==> flow/design.v <==
module bus #(
    parameter DATA_WIDTH = 32,
    parameter ADDR_WIDTH = 8,
    parameter RESP_WIDTH = 3
)
(
    input s0_axi_aclk,
    input s0_axi_aresetn,
    input [ADDR_WIDTH-1:0] s0_axi_awaddr,
    input s0_axi_awvalid,
    output reg s0_axi_awready,
    input [DATA_WIDTH-1:0] s0_axi_wdata,
    input [DATA_WIDTH/8:0] s0_axi_wstrb,
    input s0_axi_wvalid,
    output reg s0_axi_wready,
    output reg [RESP_WIDTH - 1:0] s0_axi_bresp,
    output reg s0_axi_bvalid,
    input s0_axi_bready,
    input [ADDR_WIDTH-1:0] s0_axi_araddr,
    input s0_axi_arvalid,
    output reg s0_axi_arready,
    output reg [DATA_WIDTH-1:0] s0_axi_rdata,
    output reg [RESP_WIDTH - 1:0] s0_axi_rresp,
    output reg s0_axi_rvalid,
    input s0_axi_rready,
    input m1_axi_aclk,
    input m1_axi_aresetn,
    output  reg [ADDR_WIDTH-1:0] m1_axi_awaddr,
    output  reg m1_axi_awvalid,
    input  m1_axi_awready,
    output  reg [DATA_WIDTH-1:0] m1_axi_wdata,
    output  reg [DATA_WIDTH/8:0] m1_axi_wstrb,
    output  reg m1_axi_wvalid,
    input  m1_axi_wready,
    input  [RESP_WIDTH - 1:0] m1_axi_bresp,
    input  m1_axi_bvalid,
    output reg m1_axi_bready,
    output reg [ADDR_WIDTH-1:0] m1_axi_araddr,
    output reg m1_axi_arvalid,
    input  m1_axi_arready,
    input  [DATA_WIDTH-1:0] m1_axi_rdata,
    input  [RESP_WIDTH - 1:0] m1_axi_rresp,
    input  m1_axi_rvalid,
    output reg m1_axi_rready,
    input m2_axi_aclk,
    input m2_axi_aresetn,
    output  reg [ADDR_WIDTH-1:0] m2_axi_awaddr,
    output  reg m2_axi_awvalid,
    input  m2_axi_awready,
    output  reg [DATA_WIDTH-1:0] m2_axi_wdata,
    output  reg [DATA_WIDTH/8:0] m2_axi_wstrb,
    output  reg m2_axi_wvalid,
    input  m2_axi_wready,
    input  [RESP_WIDTH - 1:0] m2_axi_bresp,
    input  m2_axi_bvalid,
    output reg m2_axi_bready,
    output reg [ADDR_WIDTH-1:0] m2_axi_araddr,
    output reg m2_axi_arvalid,
    input  m2_axi_arready,
    input  [DATA_WIDTH-1:0] m2_axi_rdata,
    input  [RESP_WIDTH - 1:0] m2_axi_rresp,
    input  m2_axi_rvalid,
    output reg m2_axi_rready
);
reg [DATA_WIDTH-1:0] cached_slave1_read_data;
reg [ADDR_WIDTH-1:0] cached_slave1_read_address;
reg [DATA_WIDTH-1:0] cached_slave1_write_data;
reg  cached_slave1_write_valid_data;
reg [ADDR_WIDTH-1:0] cached_slave1_write_address;
reg [DATA_WIDTH/8:0] cached_slave1_wstrb;
reg  cached_slave1_write_valid_address;
reg [DATA_WIDTH-1:0] cached_slave2_read_data;
reg [ADDR_WIDTH-1:0] cached_slave2_read_address;
reg [DATA_WIDTH-1:0] cached_slave2_write_data;
reg [ADDR_WIDTH-1:0] cached_slave2_write_address;
reg [DATA_WIDTH/8:0] cached_slave2_wstrb;
reg  cached_slave2_write_valid_data;
reg  cached_slave2_write_valid_address;
  typedef enum {IDLE_WRITE,VALID_WRITE_ADDR,VALID_WRITE_DATA, WRITE_TO_SLAVE1, WRITE_TO_SLAVE2, NOTIFY_MASTER_FROM_SLAVE1, NOTIFY_MASTER_FROM_SLAVE2 } writing_states;
  typedef enum {IDLE_READ, VALID_READ_ADDR, READ_FROM_SLAVE1, READ_FROM_SLAVE2, CACHE_DATA_FROM_SLAVE1,CACHE_DATA_FROM_SLAVE2, WRITE_TO_MASTER_FROM_SLAVE1, WRITE_TO_MASTER_FROM_SLAVE2 } reading_states;
  writing_states write_state;
  reading_states read_state;
always @(posedge s0_axi_aclk) begin
    if (s0_axi_aresetn == 0) begin
      s0_axi_awready <= 0;
      s0_axi_wready <= 0;
      s0_axi_bvalid <= 0;
      m1_axi_awvalid <=0;
      m1_axi_wvalid <=0;
      m2_axi_awvalid <=0;
      m2_axi_wvalid <=0;
      s0_axi_bresp <= 0;
      m1_axi_awaddr <= 0;
      m1_axi_wdata <= 0;
      m1_axi_wstrb <= 0;
      m1_axi_bready <= 0;
      m2_axi_awaddr <= 0;
      m2_axi_wdata <= 0;
      m2_axi_wstrb <= 0;
      m2_axi_bready <= 0;
      cached_slave1_write_address <= 0;
      cached_slave1_write_valid_address <= 0;
      cached_slave1_write_data <= 0;
      cached_slave1_wstrb <= 0;
      cached_slave1_write_valid_data <= 0;
      cached_slave2_write_address <= 0;
      cached_slave2_write_valid_address <= 0;
      cached_slave2_write_data <= 0;
      cached_slave2_wstrb <= 0;
      cached_slave2_write_valid_data <= 0;
      write_state <= IDLE_WRITE;
    end else begin
      case (write_state)
        IDLE_WRITE: begin
          s0_axi_wready <= 1;
          s0_axi_awready <= 1;
          s0_axi_bvalid <= 0;
          if (s0_axi_bready) begin
            s0_axi_wready <= 0;
            s0_axi_awready <= 0;
            write_state <= VALID_WRITE_ADDR;
          end
        end
        VALID_WRITE_ADDR: begin
          if(s0_axi_awaddr == 0 || s0_axi_awaddr == 4)begin
                cached_slave1_write_address <= s0_axi_awaddr;
                cached_slave1_write_valid_address <= s0_axi_awvalid;
                write_state <= VALID_WRITE_DATA;
              end 
          if(s0_axi_awaddr == 16 || s0_axi_awaddr == 20) begin
                cached_slave2_write_address <= s0_axi_awaddr;
                cached_slave2_write_valid_address <= s0_axi_awvalid;
                write_state <= VALID_WRITE_DATA;
              end 
        end
        VALID_WRITE_DATA: begin
            if(cached_slave1_write_address == 0 || cached_slave1_write_address == 4)begin
                cached_slave1_write_data <= s0_axi_wdata;
                cached_slave1_wstrb <= s0_axi_wstrb;
                cached_slave1_write_valid_data <= s0_axi_wvalid;
                write_state <= WRITE_TO_SLAVE1;
              end 
            if(cached_slave2_write_address == 16 || cached_slave2_write_address == 20) begin
                cached_slave2_write_data <= s0_axi_wdata;
                cached_slave2_wstrb <= s0_axi_wstrb;
                cached_slave2_write_valid_data <= s0_axi_wvalid;
                write_state <= WRITE_TO_SLAVE2;
              end 
        end
        WRITE_TO_SLAVE1: begin
            m1_axi_awaddr <= cached_slave1_write_address;
            m1_axi_awvalid <= 1;
            m1_axi_wdata <= cached_slave1_write_data;
            m1_axi_wstrb <= cached_slave1_wstrb;
            m1_axi_wvalid <= 1;
            m1_axi_bready <= s0_axi_bready;
            write_state <= NOTIFY_MASTER_FROM_SLAVE1;
        end
        WRITE_TO_SLAVE2: begin
            m2_axi_awaddr <= cached_slave2_write_address;
            m2_axi_awvalid <= 1;
            m2_axi_wdata <= cached_slave2_write_data;
            m2_axi_wstrb <= cached_slave2_wstrb;
            m2_axi_wvalid <= 1;
            m2_axi_bready <= s0_axi_bready;
            write_state <= NOTIFY_MASTER_FROM_SLAVE2;
          end
        NOTIFY_MASTER_FROM_SLAVE1: begin
            s0_axi_wready <= m1_axi_wready;
            s0_axi_awready <= m1_axi_awready;
            s0_axi_bvalid <= m1_axi_bvalid;
            s0_axi_bresp <= m1_axi_bresp;
            write_state <= IDLE_WRITE;
        end
        NOTIFY_MASTER_FROM_SLAVE2: begin
            s0_axi_wready <= m2_axi_wready;
            s0_axi_awready <= m2_axi_awready;
            s0_axi_bvalid <= m2_axi_bvalid;
            s0_axi_bresp <= m2_axi_bresp;
            write_state <= IDLE_WRITE;
        end
      endcase
    end
  end
always @(posedge s0_axi_aclk) begin
    if (s0_axi_aresetn == 0) begin
       s0_axi_arready <= 0;
       s0_axi_rvalid <= 0;
       s0_axi_rdata <= 0;
       s0_axi_rresp <= 0;
       m1_axi_rready <= 0;
       m2_axi_rready <= 0;
       m1_axi_araddr <= 0;
       m1_axi_arvalid <= 0;
       m2_axi_araddr <= 0;
       m2_axi_arvalid <= 0;
       cached_slave1_read_address <= 0;
       cached_slave1_read_data <= 0;
       cached_slave2_read_address <= 0;
       cached_slave2_read_data <= 0;
       read_state<=IDLE_READ;
    end else begin
      case (read_state)
        IDLE_READ: begin
          s0_axi_arready <= 1; 
          m1_axi_rready <= 0;
          m2_axi_rready <= 0;
          s0_axi_rvalid <= 0;
           if(s0_axi_rready ) begin
            read_state<=VALID_READ_ADDR;
           end
        end
        VALID_READ_ADDR: begin
            if(s0_axi_araddr == 8 || s0_axi_araddr == 12)begin
                cached_slave1_read_address <= s0_axi_araddr;
                s0_axi_arready <= 0;
                s0_axi_rvalid <= 1;
                read_state <= READ_FROM_SLAVE1;
               end 
           if(s0_axi_araddr == 24 || s0_axi_araddr == 28) begin
                 cached_slave2_read_address <= s0_axi_araddr;
                 s0_axi_rvalid <= 1;
                 s0_axi_arready <= 0;
                 read_state <= READ_FROM_SLAVE2;
              end 
        end
        READ_FROM_SLAVE1: begin
            m1_axi_araddr <= cached_slave1_read_address;
            m1_axi_arvalid <= 1;
            m1_axi_rready <= 1;
            read_state <= CACHE_DATA_FROM_SLAVE1;
        end
        READ_FROM_SLAVE2: begin
            m2_axi_araddr <= cached_slave2_read_address;
            m2_axi_arvalid <= 1;
            m2_axi_rready <= 1;
            read_state <= CACHE_DATA_FROM_SLAVE2;
        end
        CACHE_DATA_FROM_SLAVE1: begin
           cached_slave1_read_data <= m1_axi_rdata;
           read_state <= WRITE_TO_MASTER_FROM_SLAVE1;
        end
        CACHE_DATA_FROM_SLAVE2: begin
          cached_slave2_read_data <= m2_axi_rdata;
          read_state <= WRITE_TO_MASTER_FROM_SLAVE2;  
        end
        WRITE_TO_MASTER_FROM_SLAVE1: begin           
              if(m1_axi_arready) begin
                s0_axi_rdata <= cached_slave1_read_data; 
                s0_axi_rvalid <= 1;
                s0_axi_rresp <= 0;
                read_state <= IDLE_READ; 
              end
            s0_axi_rvalid <= 0;
        end
        WRITE_TO_MASTER_FROM_SLAVE2: begin 
            if(m2_axi_arready) begin
              s0_axi_rdata <= cached_slave2_read_data;
              s0_axi_rvalid <= 1;
              s0_axi_rresp <= 0;
              read_state <= IDLE_READ;
            end
            s0_axi_rvalid <= 0;
        end
      endcase
    end
  end
endmodule
module adder#(
    parameter DATA_WIDTH = 32,
    parameter ADDR_WIDTH = 8,
    parameter RESP_WIDTH = 3
)
(
    input s1_axi_aclk,
    input s1_axi_aresetn,
    input [ADDR_WIDTH-1:0] s1_axi_awaddr,
    input s1_axi_awvalid,
    output reg s1_axi_awready,
    input [DATA_WIDTH-1:0] s1_axi_wdata,
    input [DATA_WIDTH/8:0] s1_axi_wstrb,
    input s1_axi_wvalid,
    output reg s1_axi_wready,
    output reg [RESP_WIDTH - 1:0] s1_axi_bresp,
    output reg s1_axi_bvalid,
    input s1_axi_bready,
    input [ADDR_WIDTH-1:0] s1_axi_araddr,
    input s1_axi_arvalid,
    output  s1_axi_arready,
    output reg [DATA_WIDTH-1:0] s1_axi_rdata,
    output reg [RESP_WIDTH - 1:0] s1_axi_rresp,
    output reg s1_axi_rvalid,
    input  s1_axi_rready
);
reg [DATA_WIDTH-1:0] operandA, operandB;
wire [(2*DATA_WIDTH-1):0] result_tmp;
wire [DATA_WIDTH-1:0] overflow_adder;
reg [1:0] operandCounters;
reg [(2*DATA_WIDTH-1):0] result_hold;
reg s1_axi_arready_tmp;
assign s1_axi_arready = s1_axi_arready_tmp;
always@(posedge s1_axi_aclk)
begin
    if(~s1_axi_aresetn) 
    begin
	    s1_axi_awready <= 0;
       s1_axi_wready <= 0;
       operandCounters <= 0;
       operandA <= 0;
       operandB <= 0;
       s1_axi_bresp <= 0;
       s1_axi_bvalid <= 0;
    end
	else if(s1_axi_awvalid == 1 && s1_axi_wvalid == 1 )
	  begin
	     case(s1_axi_awaddr)
		   0:
		     begin
            s1_axi_awready <= 0;
            s1_axi_wready <= 0;
                  operandA <= s1_axi_wdata;
                  if(operandCounters == 2'b10) begin
                     operandCounters <= 1;
                  end
                  else begin
                     operandCounters <= operandCounters + 1;
                  end
                  if (s1_axi_bready == 1) begin
                    s1_axi_awready <= 1;
                    s1_axi_wready <= 1;
                    s1_axi_bresp <= 0;
                    s1_axi_bvalid <= 1;  
                  end
			 end  
		   4: 
		     begin
            s1_axi_awready <= 0;
            s1_axi_wready <= 0;
              operandB <= s1_axi_wdata;  
              if(operandCounters == 2) begin
                    operandCounters <= 1;
              end
                  else begin
                    operandCounters <= operandCounters + 1;
                  end 
              if (s1_axi_bready == 1) begin
                s1_axi_awready <= 1;
                s1_axi_wready <= 1;
                s1_axi_bresp <= 0;
                s1_axi_bvalid <= 1;
              end
			 end 
		   default:
		      begin
			     s1_axi_awready <= 1;
              s1_axi_wready <= 1;
			  end
        endcase
	  end
	else
	  begin
	   s1_axi_bresp <= 0;
      s1_axi_bvalid <= 0;
	  end
end
always@(posedge s1_axi_aclk)
begin
   if(~s1_axi_aresetn)
      result_hold <= 0;
   else if(operandCounters == 2)
      result_hold <= result_tmp;
end
assign result_tmp = (operandCounters == 2) ? operandA + operandB : result_hold;
assign overflow_adder = (result_tmp > (2**DATA_WIDTH)-1)?1:0;    
always@(posedge s1_axi_aclk)
begin
   if(~s1_axi_aresetn) begin
	   s1_axi_rvalid <= 0;
       s1_axi_rresp <= 0;
       s1_axi_rdata <= 0;
   end 
	else if(s1_axi_rready == 1 && s1_axi_arvalid == 1)
      begin
         case(s1_axi_araddr)
            8: begin
                  s1_axi_rvalid <= 1;
                  s1_axi_rresp <= 0;
                  s1_axi_rdata <= result_tmp[31:0];
               end
            12: begin
                  s1_axi_rvalid <= 1;
                  s1_axi_rresp <= 0;
                  s1_axi_rdata <= overflow_adder;
               end
            default: begin
                  s1_axi_rresp <= 0;
               end
         endcase
      end
   else
	  begin
        s1_axi_rresp <= 0;
	  end
end
always@(posedge s1_axi_aclk)
begin
 if(s1_axi_aresetn == 1'b0) 
  begin
   s1_axi_arready_tmp <= 0;
  end 
 else
   if(s1_axi_arvalid && ~s1_axi_arready_tmp )
      s1_axi_arready_tmp <= 1'b1;    
   else
      s1_axi_arready_tmp <= 1'b0; 
 end
endmodule
module multiplier#(
    parameter DATA_WIDTH = 32,
    parameter ADDR_WIDTH = 8,
    parameter RESP_WIDTH = 3
)
(
    input s2_axi_aclk,
    input s2_axi_aresetn,
    input [ADDR_WIDTH-1:0] s2_axi_awaddr,
    input s2_axi_awvalid,
    output reg s2_axi_awready,
    input [DATA_WIDTH-1:0] s2_axi_wdata,
    input [DATA_WIDTH/8:0] s2_axi_wstrb,
    input s2_axi_wvalid,
    output reg s2_axi_wready,
    output reg [RESP_WIDTH - 1:0] s2_axi_bresp,
    output reg s2_axi_bvalid,
    input s2_axi_bready,
    input [ADDR_WIDTH-1:0] s2_axi_araddr,
    input s2_axi_arvalid,
    output  s2_axi_arready,
    output reg [DATA_WIDTH-1:0] s2_axi_rdata,
    output reg [RESP_WIDTH - 1:0] s2_axi_rresp,
    output reg s2_axi_rvalid,
    input  s2_axi_rready
);
reg [DATA_WIDTH-1:0] operandA, operandB;
wire [(2*DATA_WIDTH-1):0] result_tmp;
wire [DATA_WIDTH-1:0] overflow_adder;
reg [1:0] operandCounters;
reg [(2*DATA_WIDTH-1):0] result_hold;
reg s2_axi_arready_tmp;
assign s2_axi_arready = s2_axi_arready_tmp;
always@(posedge s2_axi_aclk)
begin
    if(~s2_axi_aresetn) 
    begin
	    s2_axi_awready <= 0;
       s2_axi_wready <= 0;
       operandCounters <= 0;
       operandA <= 0;
       operandB <= 0;
       s2_axi_bresp <= 0;
       s2_axi_bvalid <= 0;
    end
	else if(s2_axi_awvalid == 1 && s2_axi_wvalid == 1 )
	  begin
	     case(s2_axi_awaddr)
		   16:
		     begin
            s2_axi_awready <= 0;
            s2_axi_wready <= 0;
                  operandA <= s2_axi_wdata;
                  if(operandCounters == 2'b10) begin
                     operandCounters <= 1;
                  end
                  else begin
                     operandCounters <= operandCounters + 1;
                  end
                  if (s2_axi_bready == 1) begin
                    s2_axi_awready <= 1;
                    s2_axi_wready <= 1;
                    s2_axi_bresp <= 0;
                    s2_axi_bvalid <= 1;  
                  end
			 end  
		   20: 
		     begin
            s2_axi_awready <= 0;
            s2_axi_wready <= 0;
              operandB <= s2_axi_wdata;  
              if(operandCounters == 2) begin
                    operandCounters <= 1;
              end
                  else begin
                    operandCounters <= operandCounters + 1;
                  end 
              if (s2_axi_bready == 1) begin
                s2_axi_awready <= 1;
                s2_axi_wready <= 1;
                s2_axi_bresp <= 0;
                s2_axi_bvalid <= 1;
              end
			 end 
		   default:
		      begin
			     s2_axi_awready <= 1;
              s2_axi_wready <= 1;
			  end
        endcase
	  end
	else
	  begin
	   s2_axi_bresp <= 0;
      s2_axi_bvalid <= 0;
	  end
end
always@(posedge s2_axi_aclk)
begin
   if(~s2_axi_aresetn)
      result_hold <= 0;
   else if(operandCounters == 2)
      result_hold <= result_tmp;
end
assign result_tmp = (operandCounters == 2) ? operandA * operandB : result_hold;
assign overflow_adder = (result_tmp > (2**DATA_WIDTH)-1)?1:0;    
always@(posedge s2_axi_aclk)
begin
   if(~s2_axi_aresetn) begin
	   s2_axi_rvalid <= 0;
       s2_axi_rresp <= 0;
       s2_axi_rdata <= 0;
   end 
	else if(s2_axi_rready == 1 && s2_axi_arvalid == 1)
      begin
         case(s2_axi_araddr)
            24: begin
                  s2_axi_rvalid <= 1;
                  s2_axi_rresp <= 0;
                  s2_axi_rdata <= result_tmp[31:0];
               end
            28: begin
                  s2_axi_rvalid <= 1;
                  s2_axi_rresp <= 0;
                  s2_axi_rdata <= overflow_adder;
               end
            default: begin
                  s2_axi_rresp <= 0;
               end
         endcase
      end
   else
	  begin
        s2_axi_rresp <= 0;
	  end
end
always@(posedge s2_axi_aclk)
begin
 if(s2_axi_aresetn == 1'b0) 
  begin
   s2_axi_arready_tmp <= 0;
  end 
 else
   if(s2_axi_arvalid && ~s2_axi_arready_tmp )
      s2_axi_arready_tmp <= 1'b1;    
   else
      s2_axi_arready_tmp <= 1'b0; 
 end
endmodule
module wrapper #(
    parameter DATA_WIDTH = 32,
    parameter ADDR_WIDTH = 8,
    parameter RESP_WIDTH = 3
)
(
    input s3_axi_aclk,
    input s3_axi_aresetn,
    input [ADDR_WIDTH-1:0] s3_axi_awaddr,
    input s3_axi_awvalid,
    output wire s3_axi_awready,
    input [DATA_WIDTH-1:0] s3_axi_wdata,
    input [DATA_WIDTH/8:0] s3_axi_wstrb,
    input s3_axi_wvalid,
    output wire s3_axi_wready,
    output wire [RESP_WIDTH - 1:0] s3_axi_bresp,
    output wire s3_axi_bvalid,
    input s3_axi_bready,
    input [ADDR_WIDTH-1:0] s3_axi_araddr,
    input s3_axi_arvalid,
    output wire s3_axi_arready,
    output wire [DATA_WIDTH-1:0] s3_axi_rdata,
    output wire [RESP_WIDTH - 1:0] s3_axi_rresp,
    output wire s3_axi_rvalid,
    input s3_axi_rready
);
wire [ADDR_WIDTH-1:0] connect_slave1_awaddr;
wire connect_slave1_awvalid;
wire connect_slave1_awready;
wire [DATA_WIDTH-1:0] connect_slave1_wdata;
wire [DATA_WIDTH/8:0] connect_slave1_wstrb;
wire connect_slave1_wvalid;
wire connect_slave1_wready;
wire [RESP_WIDTH - 1:0] connect_slave1_bresp;
wire connect_slave1_bvalid;
wire connect_slave1_bready;
wire [ADDR_WIDTH-1:0] connect_slave1_araddr;
wire connect_slave1_arvalid;
wire connect_slave1_arready;
wire [DATA_WIDTH-1:0] connect_slave1_rdata;
wire [RESP_WIDTH - 1:0] connect_slave1_rresp;
wire connect_slave1_rvalid;
wire connect_slave1_rready;
wire [ADDR_WIDTH-1:0] connect_slave2_awaddr;
wire connect_slave2_awvalid;
wire connect_slave2_awready;
wire [DATA_WIDTH-1:0] connect_slave2_wdata;
wire [DATA_WIDTH/8:0] connect_slave2_wstrb;
wire connect_slave2_wvalid;
wire connect_slave2_wready;
wire [RESP_WIDTH - 1:0] connect_slave2_bresp;
wire connect_slave2_bvalid;
wire connect_slave2_bready;
wire [ADDR_WIDTH-1:0] connect_slave2_araddr;
wire connect_slave2_arvalid;
wire connect_slave2_arready;
wire [DATA_WIDTH-1:0] connect_slave2_rdata;
wire [RESP_WIDTH - 1:0] connect_slave2_rresp;
wire connect_slave2_rvalid;
wire connect_slave2_rready;
bus#(
    .DATA_WIDTH(DATA_WIDTH),
    .ADDR_WIDTH(ADDR_WIDTH),
    .RESP_WIDTH(RESP_WIDTH)
) bus_instiate (
    .s0_axi_aclk(s3_axi_aclk),
    .s0_axi_aresetn(s3_axi_aresetn),
    .s0_axi_awaddr(s3_axi_awaddr),
    .s0_axi_awvalid(s3_axi_awvalid),
    .s0_axi_awready(s3_axi_awready),
    .s0_axi_wdata(s3_axi_wdata),
    .s0_axi_wstrb(s3_axi_wstrb),
    .s0_axi_wvalid(s3_axi_wvalid),
    .s0_axi_wready(s3_axi_wready),
    .s0_axi_bresp(s3_axi_bresp),
    .s0_axi_bvalid(s3_axi_bvalid),
    .s0_axi_bready(s3_axi_bready),
    .s0_axi_araddr(s3_axi_araddr),
    .s0_axi_arvalid(s3_axi_arvalid),
    .s0_axi_arready(s3_axi_arready),
    .s0_axi_rdata(s3_axi_rdata),
    .s0_axi_rresp(s3_axi_rresp),
    .s0_axi_rvalid(s3_axi_rvalid),
    .s0_axi_rready(s3_axi_rready),
    .m1_axi_aclk(s3_axi_aclk),
    .m1_axi_aresetn(s3_axi_aresetn),
    .m1_axi_awaddr(connect_slave1_awaddr),
    .m1_axi_awvalid(connect_slave1_awvalid),
    .m1_axi_awready(connect_slave1_awready),
    .m1_axi_wdata(connect_slave1_wdata),
    .m1_axi_wstrb(connect_slave1_wstrb),
    .m1_axi_wvalid(connect_slave1_wvalid),
    .m1_axi_wready(connect_slave1_wready),
    .m1_axi_bresp(connect_slave1_bresp),
    .m1_axi_bvalid(connect_slave1_bvalid),
    .m1_axi_bready(connect_slave1_bready),
    .m1_axi_araddr(connect_slave1_araddr),
    .m1_axi_arvalid(connect_slave1_arvalid),
    .m1_axi_arready(connect_slave1_arready),
    .m1_axi_rdata(connect_slave1_rdata),
    .m1_axi_rresp(connect_slave1_rresp),
    .m1_axi_rvalid(connect_slave1_rvalid),
    .m1_axi_rready(connect_slave1_rready),
    .m2_axi_aclk(s3_axi_aclk),
    .m2_axi_aresetn(s3_axi_aresetn),
    .m2_axi_awaddr(connect_slave2_awaddr),
    .m2_axi_awvalid(connect_slave2_awvalid),
    .m2_axi_awready(connect_slave2_awready),
    .m2_axi_wdata(connect_slave2_wdata),
    .m2_axi_wstrb(connect_slave2_wstrb),
    .m2_axi_wvalid(connect_slave2_wvalid),
    .m2_axi_wready(connect_slave2_wready),
    .m2_axi_bresp(connect_slave2_bresp),
    .m2_axi_bvalid(connect_slave2_bvalid),
    .m2_axi_bready(connect_slave2_bready),
    .m2_axi_araddr(connect_slave2_araddr),
    .m2_axi_arvalid(connect_slave2_arvalid),
    .m2_axi_arready(connect_slave2_arready),
    .m2_axi_rdata(connect_slave2_rdata),
    .m2_axi_rresp(connect_slave2_rresp),
    .m2_axi_rvalid(connect_slave2_rvalid),
    .m2_axi_rready(connect_slave2_rready)
  );
  adder #(
    .DATA_WIDTH(DATA_WIDTH),
    .ADDR_WIDTH(ADDR_WIDTH),
    .RESP_WIDTH(RESP_WIDTH)
  ) adder_instiate (
    .s1_axi_aclk(s3_axi_aclk),
    .s1_axi_aresetn(s3_axi_aresetn),
    .s1_axi_awaddr(connect_slave1_awaddr),
    .s1_axi_awvalid(connect_slave1_awvalid),
    .s1_axi_awready(connect_slave1_awready),
    .s1_axi_wdata(connect_slave1_wdata),
    .s1_axi_wstrb(connect_slave1_wstrb),
    .s1_axi_wvalid(connect_slave1_wvalid),
    .s1_axi_wready(connect_slave1_wready),
    .s1_axi_bresp(connect_slave1_bresp),
    .s1_axi_bvalid(connect_slave1_bvalid),
    .s1_axi_bready(connect_slave1_bready),
    .s1_axi_araddr(connect_slave1_araddr),
    .s1_axi_arvalid(connect_slave1_arvalid),
    .s1_axi_arready(connect_slave1_arready),
    .s1_axi_rdata(connect_slave1_rdata),
    .s1_axi_rresp(connect_slave1_rresp),
    .s1_axi_rvalid(connect_slave1_rvalid),
    .s1_axi_rready(connect_slave1_rready)
  );
   multiplier #(
    .DATA_WIDTH(DATA_WIDTH),
    .ADDR_WIDTH(ADDR_WIDTH),
    .RESP_WIDTH(RESP_WIDTH)
   ) multiplier_instiate (
    .s2_axi_aclk(s3_axi_aclk),
    .s2_axi_aresetn(s3_axi_aresetn),
    .s2_axi_awaddr(connect_slave2_awaddr),
    .s2_axi_awvalid(connect_slave2_awvalid),
    .s2_axi_awready(connect_slave2_awready),
    .s2_axi_wdata(connect_slave2_wdata),
    .s2_axi_wstrb(connect_slave2_wstrb),
    .s2_axi_wvalid(connect_slave2_wvalid),
    .s2_axi_wready(connect_slave2_wready),
    .s2_axi_bresp(connect_slave2_bresp),
    .s2_axi_bvalid(connect_slave2_bvalid),
    .s2_axi_bready(connect_slave2_bready),
    .s2_axi_araddr(connect_slave2_araddr),
    .s2_axi_arvalid(connect_slave2_arvalid),
    .s2_axi_arready(connect_slave2_arready),
    .s2_axi_rdata(connect_slave2_rdata),
    .s2_axi_rresp(connect_slave2_rresp),
    .s2_axi_rvalid(connect_slave2_rvalid),
    .s2_axi_rready(connect_slave2_rready)
  );
endmodule
Reports on wrapper --
What the tools print for wrapper, step after step. Lines are those of the file above, counted from 1. Operators carry their Yosys type and port widths (W data, S select, Z words). Cell names lack the library's common part. The mark n/a stands for no value.
Design: top module wrapper, clock port s3_axi_aclk, library sky130hd, corner tt_025C_1v80

After elaboration --
Source: Yosys, flattened and elaborated, memories not mapped. Widths are those after wreduce. Registers that Yosys merges into a memory's read port (data or address) are not register bits. Print and check cells do not count.
Cells by class: muxes and demuxes 54, equal/unequal tests 41, multiply operators 1, $lt $le $gt $ge 2, add/subtract/negate cells 3, bitwise gates (word level) 2, reductions and logical operators 55
Operators by type and width (number):
- $mul A32 B32 Y64 | 1
- $mux W32 | 12
- $pmux W32 S8 | 1
- $eq A32 B3 Y1 const B | 7
- $pmux W32 S6 | 1
- $pmux W32 S2 | 3
- $eq A32 B2 Y1 const B | 4
- $gt A64 B32 Y1 const B | 2
- $mux W64 | 2
- $eq A8 B5 Y1 const B | 10
- $eq A32 B1 Y1 const B | 2
- $logic_not A32 Y1 | 2
- $reduce_and A2 Y1 | 20
- $add A32 B32 Y33 | 1
- $eq A8 B4 Y1 const B | 4
- $eq A8 B3 Y1 const B | 3
- $logic_not A8 Y1 | 3
- $reduce_bool A2 Y1 | 10
- $mux W3 | 6
- $mux W1 | 17
- $pmux W3 S2 | 2
- $ne A3 B1 Y1 const B | 3
- $ne A2 B1 Y1 const B | 4
- $reduce_bool A8 Y1 | 1
- $pmux W1 S2 | 4
- $mux W2 | 4
- $logic_or A1 B1 Y1 | 6
- $reduce_or A2 Y1 | 3
Other operator kinds: 12; their cells: 20.
Bit counts: bits in registers 706, input bits 60, elaborated cells 207

Longest topological paths --
Yosys ltp: most cells in a row. Word level: on the elaborated netlist, between registers, memories and ports. Mapped: between sequential cells and ports; inverters and the memories' decode and read muxes count.
Depth: depth in word-level cells 5, ABC_AREA 1, depth in mapped cells 40, mapped depth without buffers 38

Synthesis result --
The flow's flattened synthesis, as Yosys stat reports it; memories are mapped. The netlist is that of the ABC_AREA named above (0 if unset); the other value can give another one. The area totals of this step are shown rounded.
Cells by type:
- fa_1 | number 897, area in all 1.8E+04 µm²
- dfxtp_1 | number 645, area in all 1.29E+04 µm²
- inv_1 | number 1758, area in all 6.6E+03 µm²
- nand2_1 | number 1739, area in all 6527.51 µm²
- nor2_1 | number 988, area in all 3.71E+03 µm²
- ha_1 | number 295, area in all 3691.04 µm²
- o21ai_0 | number 513, area in all 2.57E+03 µm²
- clkbuf_1 | number 416, area in all 1.56E+03 µm²
- a21oi_1 | number 171, area in all 855.821 µm²
- nand3_1 | number 143, area in all 715.686 µm²
- a211oi_1 | number 66, area in all 495.475 µm²
- xnor2_1 | number 33, area in all 289.027 µm²
- nand4_1 | number 30, area in all 187.68 µm²
- or2_2 | number 30, area in all 187.68 µm²
- nor3_1 | number 31, area in all 155.149 µm²
- o21bai_1 | number 15, area in all 112.608 µm²
- xor2_1 | number 12, area in all 105.101 µm²
- nand2_2 | number 15, area in all 93.84 µm²
Other cell types: 35; their cells: 135.
Mapped netlist: chip area (Yosys) 0.0596 mm², flip-flops 645, buffer cells 443, mapped cells 7932

Timing after synthesis --
Path of least setup slack by OpenSTA after synthesis, without wires, with an ideal clock, recovery checks aside; 20% of the period is set as input and as output delay. Where synthesis merged equal registers, the netlist keeps one of their names.
Timing after synthesis: path kind reg2reg, from reg multiplier_instiate.operandB[8], to reg multiplier_instiate.s2_axi_rdata[0], arrival time 6716 ps, library setup time 112 ps, launch time at the first pin 0 ps, buffers on the path 2, setup slack 3171 ps, clock period 10000 ps, stages 36, path delay 6828 ps, synthesis period reached 6829 ps
"path delay" is the arrival time less input delay plus setup time. "stages": output pins that drive a net of the path, with the launching flip-flop's if there is one; two outputs of one cell count as two. "synthesis period reached" is the clock period less the worst setup slack; recovery checks do not enter. This is arithmetic on one report: input and output delays are still those of the set period (20% each). Between the ends stands the longest chain of elaborated cells between them, by number of cells; it is not shown to be the way that was timed. Of several equally long chains one is given. A line is the first line of the expression or statement that the cell stems from. Yosys adds cells for indexed reads and writes and turns some case tables into memories. At most two assigning lines are given for a register; there are more.
On the way, after synthesis: cell sequence dfxtp_1 -> clkbuf_1 -> clkbuf_1 -> nand2_1 -> fa_1 -> inv_1 -> fa_1 -> fa_1 -> inv_1 -> fa_1 -> inv_1 -> fa_1 -> fa_1 -> fa_1 -> inv_1 -> fa_1 -> inv_1 -> ha_1 -> nand2_1 -> inv_1 -> a21oi_1 -> inv_1 -> a21oi_1 -> nand2_1 -> a21oi_1 -> nand3_1 -> nand2_1 -> nand2_1 -> nand2_1 -> nand2_1 -> nor2_1 -> nand2_1 -> inv_1 -> nand3_1 -> nand2_1 -> nand2_1, length of the longest elaborated chain 5
Ends and longest elaborated chain, after synthesis:
- from (decl) | RTL line 444 | reg [DATA_WIDTH-1:0] operandA, operandB;
- from (assign) | RTL line 459 | operandB <= 0;
- from (assign) | RTL line 488 | operandB <= s2_axi_wdata;
- $mul A32 B32 Y64 | RTL line 522 | assign result_tmp = (operandCounters == 2) ? operandA * operandB : result_hold;
- $mux W64 | RTL line 522
- $gt A64 B32 Y1 | RTL line 523 | assign overflow_adder = (result_tmp > (2**DATA_WIDTH)-1)?1:0;
- $mux W1 | RTL line 523
- $pmux W32 S2 | RTL line 533 | case(s2_axi_araddr)
- to (assign) | RTL line 537 | s2_axi_rdata <= result_tmp[31:0];
- to (assign) | RTL line 542 | s2_axi_rdata <= overflow_adder;
- to (decl) | RTL line 439 | output reg [DATA_WIDTH-1:0] s2_axi_rdata,

Path in the finished layout --
Path of least setup slack in the final report of flow run A (OpenROAD, finished layout, wires in). Where an end is a register, its clock arrival counts in the times. The path's times are printed in steps of 10 ps; the period is the one set.
Timing post-layout: path kind reg2reg, from reg multiplier_instiate.operandA[28], to reg multiplier_instiate.s2_axi_rdata[0], clock period 12200 ps, library setup time 80 ps, stages 32, arrival time 8950 ps, setup slack 3750 ps, buffers on the path 1, launch time at the first pin 590 ps
Between the ends stands the longest chain of elaborated cells between them, by number of cells; it is not shown to be the way that was timed. Of several equally long chains one is given. At most two assigning lines are given for a register; there are more.
On the way, post-layout: cell sequence dfxtp_1 -> buf_4 -> nand2_1 -> fa_1 -> inv_1 -> fa_1 -> fa_1 -> inv_1 -> fa_1 -> inv_1 -> fa_1 -> fa_1 -> fa_1 -> inv_1 -> fa_1 -> inv_1 -> ha_1 -> nand2_1 -> nor2_1 -> nand2_2 -> nor4_1 -> nand2_1 -> nand2_1 -> nand2_1 -> nand2_1 -> a21oi_1 -> nor2_1 -> nand3_1 -> nor2_1 -> nand3_1 -> nand2_1 -> nand2_1, length of the longest elaborated chain 5
Ends and longest elaborated chain, post-layout:
- from (decl) | RTL line 444 | reg [DATA_WIDTH-1:0] operandA, operandB;
- from (assign) | RTL line 458 | operandA <= 0;
- from (assign) | RTL line 470 | operandA <= s2_axi_wdata;
- $mul A32 B32 Y64 | RTL line 522 | assign result_tmp = (operandCounters == 2) ? operandA * operandB : result_hold;
- $mux W64 | RTL line 522
- $gt A64 B32 Y1 | RTL line 523 | assign overflow_adder = (result_tmp > (2**DATA_WIDTH)-1)?1:0;
- $mux W1 | RTL line 523
- $pmux W32 S2 | RTL line 533 | case(s2_axi_araddr)
- to (assign) | RTL line 537 | s2_axi_rdata <= result_tmp[31:0];
- to (assign) | RTL line 542 | s2_axi_rdata <= overflow_adder;
- to (decl) | RTL line 439 | output reg [DATA_WIDTH-1:0] s2_axi_rdata,

FLOW RESULTS
============

4 stored runs of wrapper in the flow (synthesis by Yosys, layout by OpenROAD, sky130hd cells), in arbitrary order. Constraints: input delay and output delay 20% of the set period each, output load 0.01 pF.
Values from the reports are rounded here.

* Flow run A | settings: ABC_AREA 1; CAP_MARGIN 30; CELL_PAD_IN_SITES_DETAIL_PLACEMENT 1; CELL_PAD_IN_SITES_GLOBAL_PLACEMENT 0; CORE_UTILIZATION 55; CTS_CLUSTER_DIAMETER 366; CTS_CLUSTER_SIZE 40; GPL_ROUTABILITY_DRIVEN 1; GPL_TIMING_DRIVEN 1; HOLD_SLACK_MARGIN 0.11; MAX_ROUTING_LAYER met5; PLACE_DENSITY_LB_ADDON 0.05; SETUP_SLACK_MARGIN 2.72; SLEW_MARGIN 40; TNS_END_PERCENT 50; period_ns 12.2; CORE_MARGIN 2 | results: area of the die 0.111 mm²; worst slack on setup checks 3750 ps; worst hold slack in the final report 438 ps; area of the synthesized netlist 0.0596 mm²; area of the standard cells in the finished layout 0.0619 mm²
* Flow run B | settings: ABC_AREA 1; CAP_MARGIN 35; CELL_PAD_IN_SITES_DETAIL_PLACEMENT 2; CELL_PAD_IN_SITES_GLOBAL_PLACEMENT 0; CORE_UTILIZATION 55; CTS_CLUSTER_DIAMETER 366; CTS_CLUSTER_SIZE 40; GPL_ROUTABILITY_DRIVEN 0; GPL_TIMING_DRIVEN 0; HOLD_SLACK_MARGIN 0.11; MAX_ROUTING_LAYER met5; PLACE_DENSITY_LB_ADDON 0.05; SETUP_SLACK_MARGIN 2.72; SLEW_MARGIN 40; TNS_END_PERCENT 50; period_ns 12.2; CORE_MARGIN 2 | no final report: placement broke off with a tool error
* Flow run C | settings: ABC_AREA 1; CAP_MARGIN 5; CORE_MARGIN 2; CORE_UTILIZATION 68; CTS_CLUSTER_DIAMETER 204; CTS_CLUSTER_SIZE 61; GPL_ROUTABILITY_DRIVEN 1; HOLD_SLACK_MARGIN 0.12; MIN_ROUTING_LAYER met1; period_ns 13.4; SLEW_MARGIN 20 | results: area of the die 0.0901 mm²; worst slack on setup checks 5320 ps; worst hold slack in the final report 435 ps; area of the synthesized netlist 0.0596 mm²; area of the standard cells in the finished layout 0.0614 mm²
* Flow run D | settings: CORE_UTILIZATION 31; CTS_CLUSTER_DIAMETER 236; GPL_TIMING_DRIVEN 0; PLACE_DENSITY_LB_ADDON 0.0; TNS_END_PERCENT 45; period_ns 10.0; CAP_MARGIN 20; CORE_MARGIN 2; SLEW_MARGIN 20 | results: area of the die 0.19 mm²; worst slack on setup checks 199 ps; worst hold slack in the final report 451 ps; area of the synthesized netlist 0.0577 mm²; area of the standard cells in the finished layout 0.0641 mm²
